==> flow/design.v <==
module MAC(
	clk,
	rst_n,
	in_valid,
	in_mode,
	in_act,
	in_wgt,
	out_act_idx,
	out_wgt_idx,
	out_idx,
    out_valid,
	out_data,
	out_finish
);
input clk, rst_n, in_valid, in_mode;
input [0:7][3:0] in_act;
input [0:8][3:0] in_wgt;
output logic [3:0] out_act_idx, out_wgt_idx, out_idx;
output logic out_valid, out_finish;
output logic [0:7][11:0] out_data;
logic cs, ns;
logic mode;
logic [3:0] cnt_reg, cnt, cnt_nxt;
logic [0:7][0:7][3:0] in;  
logic [0:9][0:9][3:0] act;  
logic [0:8][3:0] wgt;
logic [0:7][0:8][3:0] a;
logic [0:8][3:0] w;
logic [0:7][11:0] d;
logic [0:7][11:0] data;
logic [2:0] out_cnt;  
logic out_valid_nxt;
always @(*) begin
	case (cs)
	0: ns = (in_valid)? 1 : cs;
	1: ns = (out_finish)? 0 : cs;
	endcase
end
always @(posedge clk or negedge rst_n) begin
	if (~rst_n) begin
		cs <= 0;
	end else begin
		cs <= ns;
	end
end
always @(posedge clk or negedge rst_n) begin
	if (~rst_n) begin
		mode <= 0;
	end else if (in_valid) begin  
		mode <= in_mode;
	end	else begin  
		mode <= mode;
	end
end
assign out_act_idx = cnt;
assign out_wgt_idx = cnt + 1;
always @(*) begin
	if (in_valid) begin
		cnt_nxt = 0;
	end else if (cnt == 15) begin 
		cnt_nxt = 0;
	end else begin
		cnt_nxt = cnt + 1;
	end
end
always @(posedge clk or negedge rst_n) begin
	if (!rst_n) begin
		cnt <= 0;
		cnt_reg <= 0;
	end
	else begin
		cnt <= cnt_nxt;
		cnt_reg <= cnt;
	end
end
genvar i;
genvar j;
generate
	for (i = 0; i < 8; i = i + 1) begin  
		for (j = 0; j < 8; j = j + 1) begin  
			always @(posedge clk or negedge rst_n) begin
				if (~rst_n) begin
					in[i][j] <= 0;
				end else if (i == out_act_idx) begin  
					in[i][j] <= in_act[j];
				end else begin
					in[i][j] <= in[i][j];  
				end
			end
		end
	end
endgenerate
generate
	for(i = 0;i<10; i = i+1)begin
		assign act[0][i] = 0;
		assign act[9][i] = 0;
		assign act[i][0] = 0;
		assign act[i][9] = 0;
	end
	for (i = 1; i < 9; i = i + 1) begin
		for (j = 1; j < 9; j = j + 1) begin
			assign act[i][j] = in[i-1][j-1]; 
		end
	end
endgenerate
generate
	for (i = 0; i < 9; i = i + 1) begin  
		always @(posedge clk or negedge rst_n) begin  
			if (~rst_n) begin
				wgt[i] <= 0;
			end else begin
				wgt[i] <= in_wgt[i];
			end
		end
	end
endgenerate
always @(*) begin
	if (mode) begin  
		case (cnt - 2)  
		0:begin  
			for (integer n = 0; n < 8; n = n + 1) begin
				a[n][0] = act[0][n];
				a[n][1] = act[0][n + 1];
				a[n][2] = act[0][n + 2];
				a[n][3] = act[1][n];
				a[n][4] = act[1][n + 1];
				a[n][5] = act[1][n + 2];
				a[n][6] = act[2][n];
				a[n][7] = act[2][n + 1];
				a[n][8] = act[2][n + 2];
			end
		end
		1:begin  
			for (integer n = 0; n < 8; n = n + 1) begin
				a[n][0] = act[1][n];
				a[n][1] = act[1][n + 1];
				a[n][2] = act[1][n + 2];
				a[n][3] = act[2][n];
				a[n][4] = act[2][n + 1];
				a[n][5] = act[2][n + 2];
				a[n][6] = act[3][n];
				a[n][7] = act[3][n + 1];
				a[n][8] = act[3][n + 2];
			end
		end
		2:begin  
			for (integer n = 0; n < 8; n = n + 1) begin
				a[n][0] = act[2][n];
				a[n][1] = act[2][n + 1];
				a[n][2] = act[2][n + 2];
				a[n][3] = act[3][n];
				a[n][4] = act[3][n + 1];
				a[n][5] = act[3][n + 2];
				a[n][6] = act[4][n];
				a[n][7] = act[4][n + 1];
				a[n][8] = act[4][n + 2];
			end
		end
		3:begin  
			for (integer n = 0; n < 8; n = n + 1) begin
				a[n][0] = act[3][n];
				a[n][1] = act[3][n + 1];
				a[n][2] = act[3][n + 2];
				a[n][3] = act[4][n];
				a[n][4] = act[4][n + 1];
				a[n][5] = act[4][n + 2];
				a[n][6] = act[5][n];
				a[n][7] = act[5][n + 1];
				a[n][8] = act[5][n + 2];
			end
		end
		4:begin  
			for (integer n = 0; n < 8; n = n + 1) begin
				a[n][0] = act[4][n];
				a[n][1] = act[4][n + 1];
				a[n][2] = act[4][n + 2];
				a[n][3] = act[5][n];
				a[n][4] = act[5][n + 1];
				a[n][5] = act[5][n + 2];
				a[n][6] = act[6][n];
				a[n][7] = act[6][n + 1];
				a[n][8] = act[6][n + 2];
			end
		end
		5:begin  
			for (integer n = 0; n < 8; n = n + 1) begin
				a[n][0] = act[5][n];
				a[n][1] = act[5][n + 1];
				a[n][2] = act[5][n + 2];
				a[n][3] = act[6][n];
				a[n][4] = act[6][n + 1];
				a[n][5] = act[6][n + 2];
				a[n][6] = act[7][n];
				a[n][7] = act[7][n + 1];
				a[n][8] = act[7][n + 2];
			end
		end
		6:begin  
			for (integer n = 0; n < 8; n = n + 1) begin
				a[n][0] = act[6][n];
				a[n][1] = act[6][n + 1];
				a[n][2] = act[6][n + 2];
				a[n][3] = act[7][n];
				a[n][4] = act[7][n + 1];
				a[n][5] = act[7][n + 2];
				a[n][6] = act[8][n];
				a[n][7] = act[8][n + 1];
				a[n][8] = act[8][n + 2];
			end
		end
		7:begin  
			for (integer n = 0; n < 8; n = n + 1) begin
				a[n][0] = act[7][n];
				a[n][1] = act[7][n + 1];
				a[n][2] = act[7][n + 2];
				a[n][3] = act[8][n];
				a[n][4] = act[8][n + 1];
				a[n][5] = act[8][n + 2];
				a[n][6] = act[9][n];
				a[n][7] = act[9][n + 1];
				a[n][8] = act[9][n + 2];
			end
		end
		default:begin  
			for (integer n = 0; n < 8; n = n + 1) begin
				for (integer m = 0; m < 9; m = m + 1) begin
					a[n][m] = 0;
				end
			end
		end
		endcase
	end else begin  
		for (integer n = 0; n < 8; n = n + 1) begin
			for (integer m = 0; m < 9; m = m + 1) begin
				a[n][m] = act [n + 1][m + 1];
			end
		end
	end
end
generate
	for (i = 0; i < 9; i = i + 1) begin
		always @(*) begin
			w[i] = wgt[i];  
			if (~mode) begin  
				if (i == 8) begin
					w[i] = 0;
				end
			end
		end
	end
endgenerate
genvar n;
generate
	for (n = 0; n < 8; n = n + 1) begin  
		always @(*) begin
			data[n] =  a[n][0]*w[0] + a[n][1]*w[1] + a[n][2]*w[2] + a[n][3]*w[3] + a[n][4]*w[4] + a[n][5]*w[5] + a[n][6]*w[6] + a[n][7]*w[7] + a[n][8]*w[8];
		end
	end
endgenerate
generate
	for (i = 0; i < 8; i = i + 1) begin
		always @(posedge clk or negedge rst_n) begin
			if (~rst_n) begin  
				out_data[i] <= 0;
			end else begin  
				out_data[i] <= data[i];
			end
		end
	end
endgenerate
assign out_cnt = (mode)? (cnt - 2) : (cnt - 8);  
always @(*) begin
	out_valid_nxt = 0;
	if (in_valid) begin
		out_valid_nxt = 0;
	end else if (mode && cs) begin  
		out_valid_nxt = ((cnt >= 2) && (cnt <= 9));
	end else if (~mode && cs) begin  
		out_valid_nxt = ((cnt >= 8) && (cnt <= 15));
	end
end
always @(posedge clk or negedge rst_n) begin
	if (~rst_n) begin  
		out_valid <= 0;
	end else begin 
		out_valid <= out_valid_nxt;
	end 
end
always @(posedge clk or negedge rst_n) begin
	if (~rst_n) begin
		out_idx[2:0] <= 0;
	end else begin
		out_idx[2:0] <= out_cnt;  
	end
end
always @(posedge clk or negedge rst_n) begin
	if (~rst_n) begin
		out_idx[3] <= 0;
	end else begin
		out_idx[3] <= ~mode;  
	end
end
always @(posedge clk or negedge rst_n) begin
	if (~rst_n) begin
		out_finish <= 0;
	end else begin
		out_finish <= out_valid && (out_cnt == 7);  
	end
end
endmodule
Reports on MAC
The steps from the RTL of MAC to its reports follow in flow order.
Line numbers count from 1 in the design file above.
{"block": "inputs", "design": "MAC", "clock_port": "clk", "lib": "sky130hd", "pvt_corner": "tt_025C_1v80"}

Word-level counts
Counts by Yosys on the flattened word-level netlist (proc, flatten, opt, wreduce; memories kept). Register bits leave out memories and registers merged into their read ports (data or address); mux counts leave out enables and synchronous resets folded into registers. Print and check cells are left out. Cells with the same type and inputs are merged into one.
{"block": "bits", "word_cells": 359, "inputBits": 72, "ff_bits": 400, "out_inout_bits": 110}
{"block": "classes", "muxes": 105, "n_mul": 71, "reduce_and_logical": 7, "equal": 16, "n_cmp": 4, "addsub": 66, "n_logic": 2}
{"block": "op_table", "op": "4-bit by 4-bit multiplier with 8-bit output", "n": 71}
{"block": "op_table", "op": "4-bit parallel mux with 7-bit select", "n": 16}
{"block": "op_table", "op": "12-bit by 8-bit adder with 12-bit output", "n": 31}
{"block": "op_table", "op": "4-bit 2-to-1 mux", "n": 74}
{"block": "op_table", "op": "4-bit parallel mux with 8-bit select", "n": 8}
{"block": "op_table", "op": "32-bit by 3-bit == test with 1-bit output with constant B", "n": 4}
{"block": "op_table", "op": "11-bit by 8-bit adder with 12-bit output", "n": 8}
{"block": "op_table", "op": "10-bit by 8-bit adder with 11-bit output", "n": 8}
{"block": "op_table", "op": "9-bit by 8-bit adder with 10-bit output", "n": 8}
{"block": "op_table", "op": "8-bit by 8-bit adder with 9-bit output", "n": 8}
{"block": "op_table", "op": "32-bit by 2-bit == test with 1-bit output with constant B", "n": 2}
{"block": "op_table", "op": "32-bit by 1-bit == test with 1-bit output with constant B", "n": 1}
{"block": "op_table", "op": "32-bit zero test", "n": 1}
{"block": "op_table", "op": "3-bit by 4-bit == test with 1-bit output with constant A", "n": 4}
{"block": "op_table", "op": "2-bit by 4-bit == test with 1-bit output with constant A", "n": 2}
{"block": "op_table", "op": "4-bit less-or-equal comparator with constant B", "n": 2}
{"block": "op_table", "op": "1-bit logical AND", "n": 5}
{"block": "op_table", "op": "4-bit by 2-bit subtractor with 5-bit output with constant B", "n": 1}
{"block": "op_table", "op": "1-bit 2-to-1 mux", "n": 5}
{"block": "op_table", "op": "1-bit by 4-bit == test with 1-bit output with constant A", "n": 1}
{"block": "op_table", "op": "4-bit by 1-bit adder with 4-bit output with constant B", "n": 1}
{"block": "op_table", "op": "4-bit by 2-bit greater-or-equal comparator with 1-bit output with constant B", "n": 1}
{"block": "op_table", "op": "4-bit greater-or-equal comparator with constant B", "n": 1}
{"block": "op_table", "op": "4-bit == test with constant B", "n": 1}
{"block": "op_table", "op": "4-bit zero test", "n": 1}
{"block": "op_table", "op": "3-bit by 1-bit subtractor with 3-bit output with constant B", "n": 1}
{"block": "op_table", "op": "3-bit == test with constant B", "n": 1}
{"block": "op_table", "op": "3-bit 2-to-1 mux", "n": 1}
Other operator kinds: 2; their cells: 3.

Depth
Depth = most cells in a row (Yosys ltp): at word level without a register or memory, in the mapped netlist without a sequential cell, where the memories' decode and read muxes count.
{"block": "logic_depth", "ltp_word": 13, "abc_area": 1, "ltp_mapped": 37, "ltp_nobuf": 34}

Synthesis result
Yosys stat after the flow's synthesis: flattened, memories mapped to cells. It holds for the ABC_AREA given above (unset counts as 0); a run with the other value may have another netlist.
{"block": "mapped", "stdcells": 7571, "ffs": 400, "mapped_area_um2": 61262.5, "buf_cells": 333, "seq_area_um2": 10009.6}
{"block": "by_type", "cell_type": "sky130_fd_sc_hd__fa_1", "n": 999, "type_area_um2": 2E+04}
{"block": "by_type", "cell_type": "sky130_fd_sc_hd__dfrtp_1", "n": 400, "type_area_um2": 10009.6}
{"block": "by_type", "cell_type": "sky130_fd_sc_hd__ha_1", "n": 594, "type_area_um2": 7.43E+03}
{"block": "by_type", "cell_type": "sky130_fd_sc_hd__inv_1", "n": 1427, "type_area_um2": 5.36E+03}
{"block": "by_type", "cell_type": "sky130_fd_sc_hd__nand3_1", "n": 1019, "type_area_um2": 5.1E+03}
{"block": "by_type", "cell_type": "sky130_fd_sc_hd__nor2_1", "n": 1102, "type_area_um2": 4.14E+03}
{"block": "by_type", "cell_type": "sky130_fd_sc_hd__nand2_1", "n": 1061, "type_area_um2": 3982.57}
{"block": "by_type", "cell_type": "sky130_fd_sc_hd__o21ai_0", "n": 272, "type_area_um2": 1.36E+03}
{"block": "by_type", "cell_type": "sky130_fd_sc_hd__or2_2", "n": 175, "type_area_um2": 1094.8}
{"block": "by_type", "cell_type": "sky130_fd_sc_hd__clkbuf_1", "n": 201, "type_area_um2": 754.474}
{"block": "by_type", "cell_type": "sky130_fd_sc_hd__buf_2", "n": 92, "type_area_um2": 460.442}
{"block": "by_type", "cell_type": "sky130_fd_sc_hd__xor2_1", "n": 32, "type_area_um2": 280.269}
{"block": "by_type", "cell_type": "sky130_fd_sc_hd__a21oi_1", "n": 45, "type_area_um2": 225.216}
{"block": "by_type", "cell_type": "sky130_fd_sc_hd__nand3_2", "n": 22, "type_area_um2": 220.211}
{"block": "by_type", "cell_type": "sky130_fd_sc_hd__buf_6", "n": 11, "type_area_um2": 123.869}
{"block": "by_type", "cell_type": "sky130_fd_sc_hd__nor2_2", "n": 17, "type_area_um2": 106.352}
{"block": "by_type", "cell_type": "sky130_fd_sc_hd__xnor2_1", "n": 12, "type_area_um2": 105.101}
{"block": "by_type", "cell_type": "sky130_fd_sc_hd__buf_1", "n": 23, "type_area_um2": 86.333}
Other cell types: 19; their cells: 67.

Worst setup path after synthesis
OpenSTA on the mapped netlist: ideal clock, no wires. The path of least setup slack (recovery checks aside). Input and output delay are each 20% of the period. Register names are those of the netlist, which keeps one name where synthesis merged equal registers.
{"block": "synth_timing", "path_kind": "reg2reg", "from": "register cnt[2]", "to": "register out_data", "n_path_buf": 3, "tclk_ns": 8.4, "setup_time_ns": 0.117, "required_ns": 8.283, "arrival_time_ns": 7.346, "path_slack_ns": 0.938, "launch_ns": 0.000, "driving_pins": 36, "path_delay_ns": 7.463, "synth_period_reached_ns": 7.462}
"path_delay_ns" = arrival - input delay + setup time.
"driving_pins": output pins that drive a net of the path, with the launching flip-flop's if there is one; two outputs of one cell count as two.
"synth_period_reached_ns" = period - worst setup slack (recovery checks aside). The figure is calculated, with input and output delays left at 20% of the set period.
An end named without its bit number is one bit of that signal or, where synthesis recoded a state register, one of its new flip-flops.
Between the ends stands the longest chain of elaborated cells between them, by number of cells; it is not shown to be the way that was timed. Of several equally long chains one is given.
Each line given opens the expression or statement behind the cell; cells for indexed reads and writes are added by Yosys, which also makes memories of some case tables.
{"block": "synth_between", "path_cell_list": "sky130_fd_sc_hd__dfrtp_1 > sky130_fd_sc_hd__buf_2 > sky130_fd_sc_hd__inv_1 > sky130_fd_sc_hd__ha_1 > sky130_fd_sc_hd__ha_1 > sky130_fd_sc_hd__nand2_2 > sky130_fd_sc_hd__nor2_2 > sky130_fd_sc_hd__buf_2 > sky130_fd_sc_hd__buf_2 > sky130_fd_sc_hd__nand3_1 > sky130_fd_sc_hd__nand2_1 > sky130_fd_sc_hd__nor2_1 > sky130_fd_sc_hd__nand3_2 > sky130_fd_sc_hd__nand2_1 > sky130_fd_sc_hd__nor2_1 > sky130_fd_sc_hd__fa_1 > sky130_fd_sc_hd__inv_1 > sky130_fd_sc_hd__fa_1 > sky130_fd_sc_hd__fa_1 > sky130_fd_sc_hd__inv_1 > sky130_fd_sc_hd__fa_1 > sky130_fd_sc_hd__inv_1 > sky130_fd_sc_hd__fa_1 > sky130_fd_sc_hd__fa_1 > sky130_fd_sc_hd__fa_1 > sky130_fd_sc_hd__inv_1 > sky130_fd_sc_hd__ha_1 > sky130_fd_sc_hd__ha_1 > sky130_fd_sc_hd__inv_1 > sky130_fd_sc_hd__fa_1 > sky130_fd_sc_hd__o21ai_0 > sky130_fd_sc_hd__nand2_1 > sky130_fd_sc_hd__nand2_1 > sky130_fd_sc_hd__nand2_1 > sky130_fd_sc_hd__nand3_1 > sky130_fd_sc_hd__nand2_1", "elab_chain_cells": 13, "cells_between": 44, "cone_classes": "add/sub (9); mul (9); eq/ne (7); mux (18); reduce/logical (1)"}
{"block": "synth_lines", "item": "start: declaration", "line_no": 23, "text": "logic [3:0] cnt_reg, cnt, cnt_nxt;"}
{"block": "synth_lines", "item": "start: assignment", "line_no": 68, "text": "cnt <= 0;"}
{"block": "synth_lines", "item": "start: assignment", "line_no": 72, "text": "cnt <= cnt_nxt;"}
{"block": "synth_lines", "item": "4-bit by 2-bit subtractor with 5-bit output", "line_no": 119, "text": "case (cnt - 2)"}
{"block": "synth_lines", "item": "32-bit by 3-bit == test with 1-bit output", "line_no": 119}
{"block": "synth_lines", "item": "4-bit parallel mux with 7-bit select", "line_no": 119}
{"block": "synth_lines", "item": "4-bit 2-to-1 mux", "line_no": 118, "text": "if (mode) begin"}
{"block": "synth_lines", "item": "4-bit by 4-bit multiplier with 8-bit output", "line_no": 256, "text": "data[n] = a[n][0]*w[0] + a[n][1]*w[1] + a[n][2]*w[2] + a[n][3]*w[3] + a[n][4]*w[4] + a[n][5]*w[5] + a[n][6]*w[ ..."}
{"block": "synth_lines", "item": "8-bit by 8-bit adder with 9-bit output", "line_no": 256}
{"block": "synth_lines", "item": "9-bit by 8-bit adder with 10-bit output", "line_no": 256}
{"block": "synth_lines", "item": "10-bit by 8-bit adder with 11-bit output", "line_no": 256}
{"block": "synth_lines", "item": "11-bit by 8-bit adder with 12-bit output", "line_no": 256}
{"block": "synth_lines", "item": "12-bit by 8-bit adder with 12-bit output (4 in a row)", "line_no": 256}
{"block": "synth_lines", "item": "end: assignment", "line_no": 264, "text": "out_data[i] <= 0;"}
{"block": "synth_lines", "item": "end: assignment", "line_no": 266, "text": "out_data[i] <= data[i];"}
{"block": "synth_lines", "item": "end: declaration", "line_no": 20, "text": "output logic [0:7][11:0] out_data;"}

Timing after layout
Path of least setup slack in the final report of job 1 (OpenROAD, finished layout, wires in). Where an end is a register, its clock arrival counts in the times.
{"block": "layout_timing", "path_kind": "reg2reg", "from": "register cnt[2]", "to": "register out_data", "tclk_ns": 6.55, "path_slack_ns": -1.33, "required_ns": 7.20, "setup_time_ns": 0.11, "arrival_time_ns": 8.53, "n_path_buf": 4, "launch_ns": 0.81, "driving_pins": 35}
An end named without its bit number is one bit of that signal or, where synthesis recoded a state register, one of its new flip-flops.
Between the ends stands the longest chain of elaborated cells between them, by number of cells; it is not shown to be the way that was timed. Of several equally long chains one is given.
{"block": "layout_between", "path_cell_list": "sky130_fd_sc_hd__dfrtp_1 > sky130_fd_sc_hd__inv_4 > sky130_fd_sc_hd__ha_4 > sky130_fd_sc_hd__ha_4 > sky130_fd_sc_hd__nand2_8 > sky130_fd_sc_hd__nor2_4 > sky130_fd_sc_hd__buf_12 > sky130_fd_sc_hd__buf_12 > sky130_fd_sc_hd__nand3_1 > sky130_fd_sc_hd__nand2_1 > sky130_fd_sc_hd__nor2_2 > sky130_fd_sc_hd__nand3_2 > sky130_fd_sc_hd__buf_12 > sky130_fd_sc_hd__nand2_2 > sky130_fd_sc_hd__buf_6 > sky130_fd_sc_hd__nor2_2 > sky130_fd_sc_hd__fa_1 > sky130_fd_sc_hd__fa_2 > sky130_fd_sc_hd__inv_1 > sky130_fd_sc_hd__fa_1 > sky130_fd_sc_hd__fa_2 > sky130_fd_sc_hd__fa_2 > sky130_fd_sc_hd__inv_1 > sky130_fd_sc_hd__fa_2 > sky130_fd_sc_hd__fa_2 > sky130_fd_sc_hd__ha_1 > sky130_fd_sc_hd__ha_2 > sky130_fd_sc_hd__inv_1 > sky130_fd_sc_hd__fa_2 > sky130_fd_sc_hd__o21ai_4 > sky130_fd_sc_hd__nand2_1 > sky130_fd_sc_hd__nand2_1 > sky130_fd_sc_hd__nand2_2 > sky130_fd_sc_hd__nand3_1 > sky130_fd_sc_hd__nand2_2", "elab_chain_cells": 13, "cells_between": 44, "cone_classes": "add/sub (9); mul (9); eq/ne (7); mux (18); reduce/logical (1)"}
{"block": "layout_lines", "item": "start: declaration", "line_no": 23, "text": "logic [3:0] cnt_reg, cnt, cnt_nxt;"}
{"block": "layout_lines", "item": "start: assignment", "line_no": 68, "text": "cnt <= 0;"}
{"block": "layout_lines", "item": "start: assignment", "line_no": 72, "text": "cnt <= cnt_nxt;"}
{"block": "layout_lines", "item": "4-bit by 2-bit subtractor with 5-bit output", "line_no": 119, "text": "case (cnt - 2)"}
{"block": "layout_lines", "item": "32-bit by 3-bit == test with 1-bit output", "line_no": 119}
{"block": "layout_lines", "item": "4-bit parallel mux with 7-bit select", "line_no": 119}
{"block": "layout_lines", "item": "4-bit 2-to-1 mux", "line_no": 118, "text": "if (mode) begin"}
{"block": "layout_lines", "item": "4-bit by 4-bit multiplier with 8-bit output", "line_no": 256, "text": "data[n] = a[n][0]*w[0] + a[n][1]*w[1] + a[n][2]*w[2] + a[n][3]*w[3] + a[n][4]*w[4] + a[n][5]*w[5] + a[n][6]*w[ ..."}
{"block": "layout_lines", "item": "8-bit by 8-bit adder with 9-bit output", "line_no": 256}
{"block": "layout_lines", "item": "9-bit by 8-bit adder with 10-bit output", "line_no": 256}
{"block": "layout_lines", "item": "10-bit by 8-bit adder with 11-bit output", "line_no": 256}
{"block": "layout_lines", "item": "11-bit by 8-bit adder with 12-bit output", "line_no": 256}
{"block": "layout_lines", "item": "12-bit by 8-bit adder with 12-bit output (4 in a row)", "line_no": 256}
{"block": "layout_lines", "item": "end: assignment", "line_no": 264, "text": "out_data[i] <= 0;"}
{"block": "layout_lines", "item": "end: assignment", "line_no": 266, "text": "out_data[i] <= data[i];"}
{"block": "layout_lines", "item": "end: declaration", "line_no": 20, "text": "output logic [0:7][11:0] out_data;"}

Ticket comment

Module MAC, platform sky130hd: 3 stored runs of the flow (Yosys, OpenROAD) with differing settings, in no particular order. Input and output delays are each 20% of the period that was set; the output load is 0.01 pF.
"achieved_clock_period_ns" is the run's clock period less its worst setup slack. It is reckoned from that one timing run; input and output delays stay at 20% of the period that was set.
"timing.worst_path_ns" = time allowed to the worst setup path (clock period - input delay - output delay, where it has them) - its slack; a late launch clock adds to it, a late capture clock takes from it.

{"run": "job 1", "settings": { "ABC_AREA": 1, "CELL_PAD_IN_SITES_GLOBAL_PLACEMENT": 2, "CORE_MARGIN": 9, "CORE_UTILIZATION": 22, "CTS_CLUSTER_DIAMETER": 152, "GPL_ROUTABILITY_DRIVEN": 0, "HOLD_SLACK_MARGIN": 0.19, "MIN_ROUTING_LAYER": "met2", "PLACE_DENSITY_LB_ADDON": 0.08, "SLEW_MARGIN": 0, "TNS_END_PERCENT": 70, "period_ns": 6.55, "CAP_MARGIN": 20 }, "results": { "achieved_clock_period_ns": 7.882, "timing.worst_path_ns": 7.88, "critical_path_type": "reg2reg", "finalCellArea_um2": 85265.5, "fin_util_pct": 30.8, "die_footprint_um2": 297788.0, "tns_setup_ns": -75.491, "synth_area_um2": 61262.5, "timing.setup.ws_ns": -1.332 }}
{"run": "job 2", "settings": { "CORE_MARGIN": 5, "CORE_UTILIZATION": 48, "period_ns": 8.4, "CAP_MARGIN": 20, "SLEW_MARGIN": 20 }, "results": { "achieved_clock_period_ns": 8.266, "timing.worst_path_ns": 8.27, "critical_path_type": "reg2reg", "finalCellArea_um2": 70771.6, "fin_util_pct": 55.3, "die_footprint_um2": 136475.0, "tns_setup_ns": 0.000, "synth_area_um2": 62009.5, "timing.setup.ws_ns": 0.134 }}
{"run": "job 3", "settings": { "CAP_MARGIN": 30, "CELL_PAD_IN_SITES_GLOBAL_PLACEMENT": 0, "CORE_ASPECT_RATIO": 0.73, "CORE_UTILIZATION": 20, "GPL_TIMING_DRIVEN": 1, "HOLD_SLACK_MARGIN": 0.19, "PLACE_DENSITY_LB_ADDON": 0.0, "SETUP_SLACK_MARGIN": 1.77, "TNS_END_PERCENT": 70, "period_ns": 14.8, "CORE_MARGIN": 2, "SLEW_MARGIN": 20 }, "results": { "achieved_clock_period_ns": 10.391, "timing.worst_path_ns": 10.39, "critical_path_type": "reg2reg", "finalCellArea_um2": 70979.3, "fin_util_pct": 23.0, "die_footprint_um2": 314571.0, "tns_setup_ns": 0.000, "synth_area_um2": 62009.5, "timing.setup.ws_ns": 4.409 }}
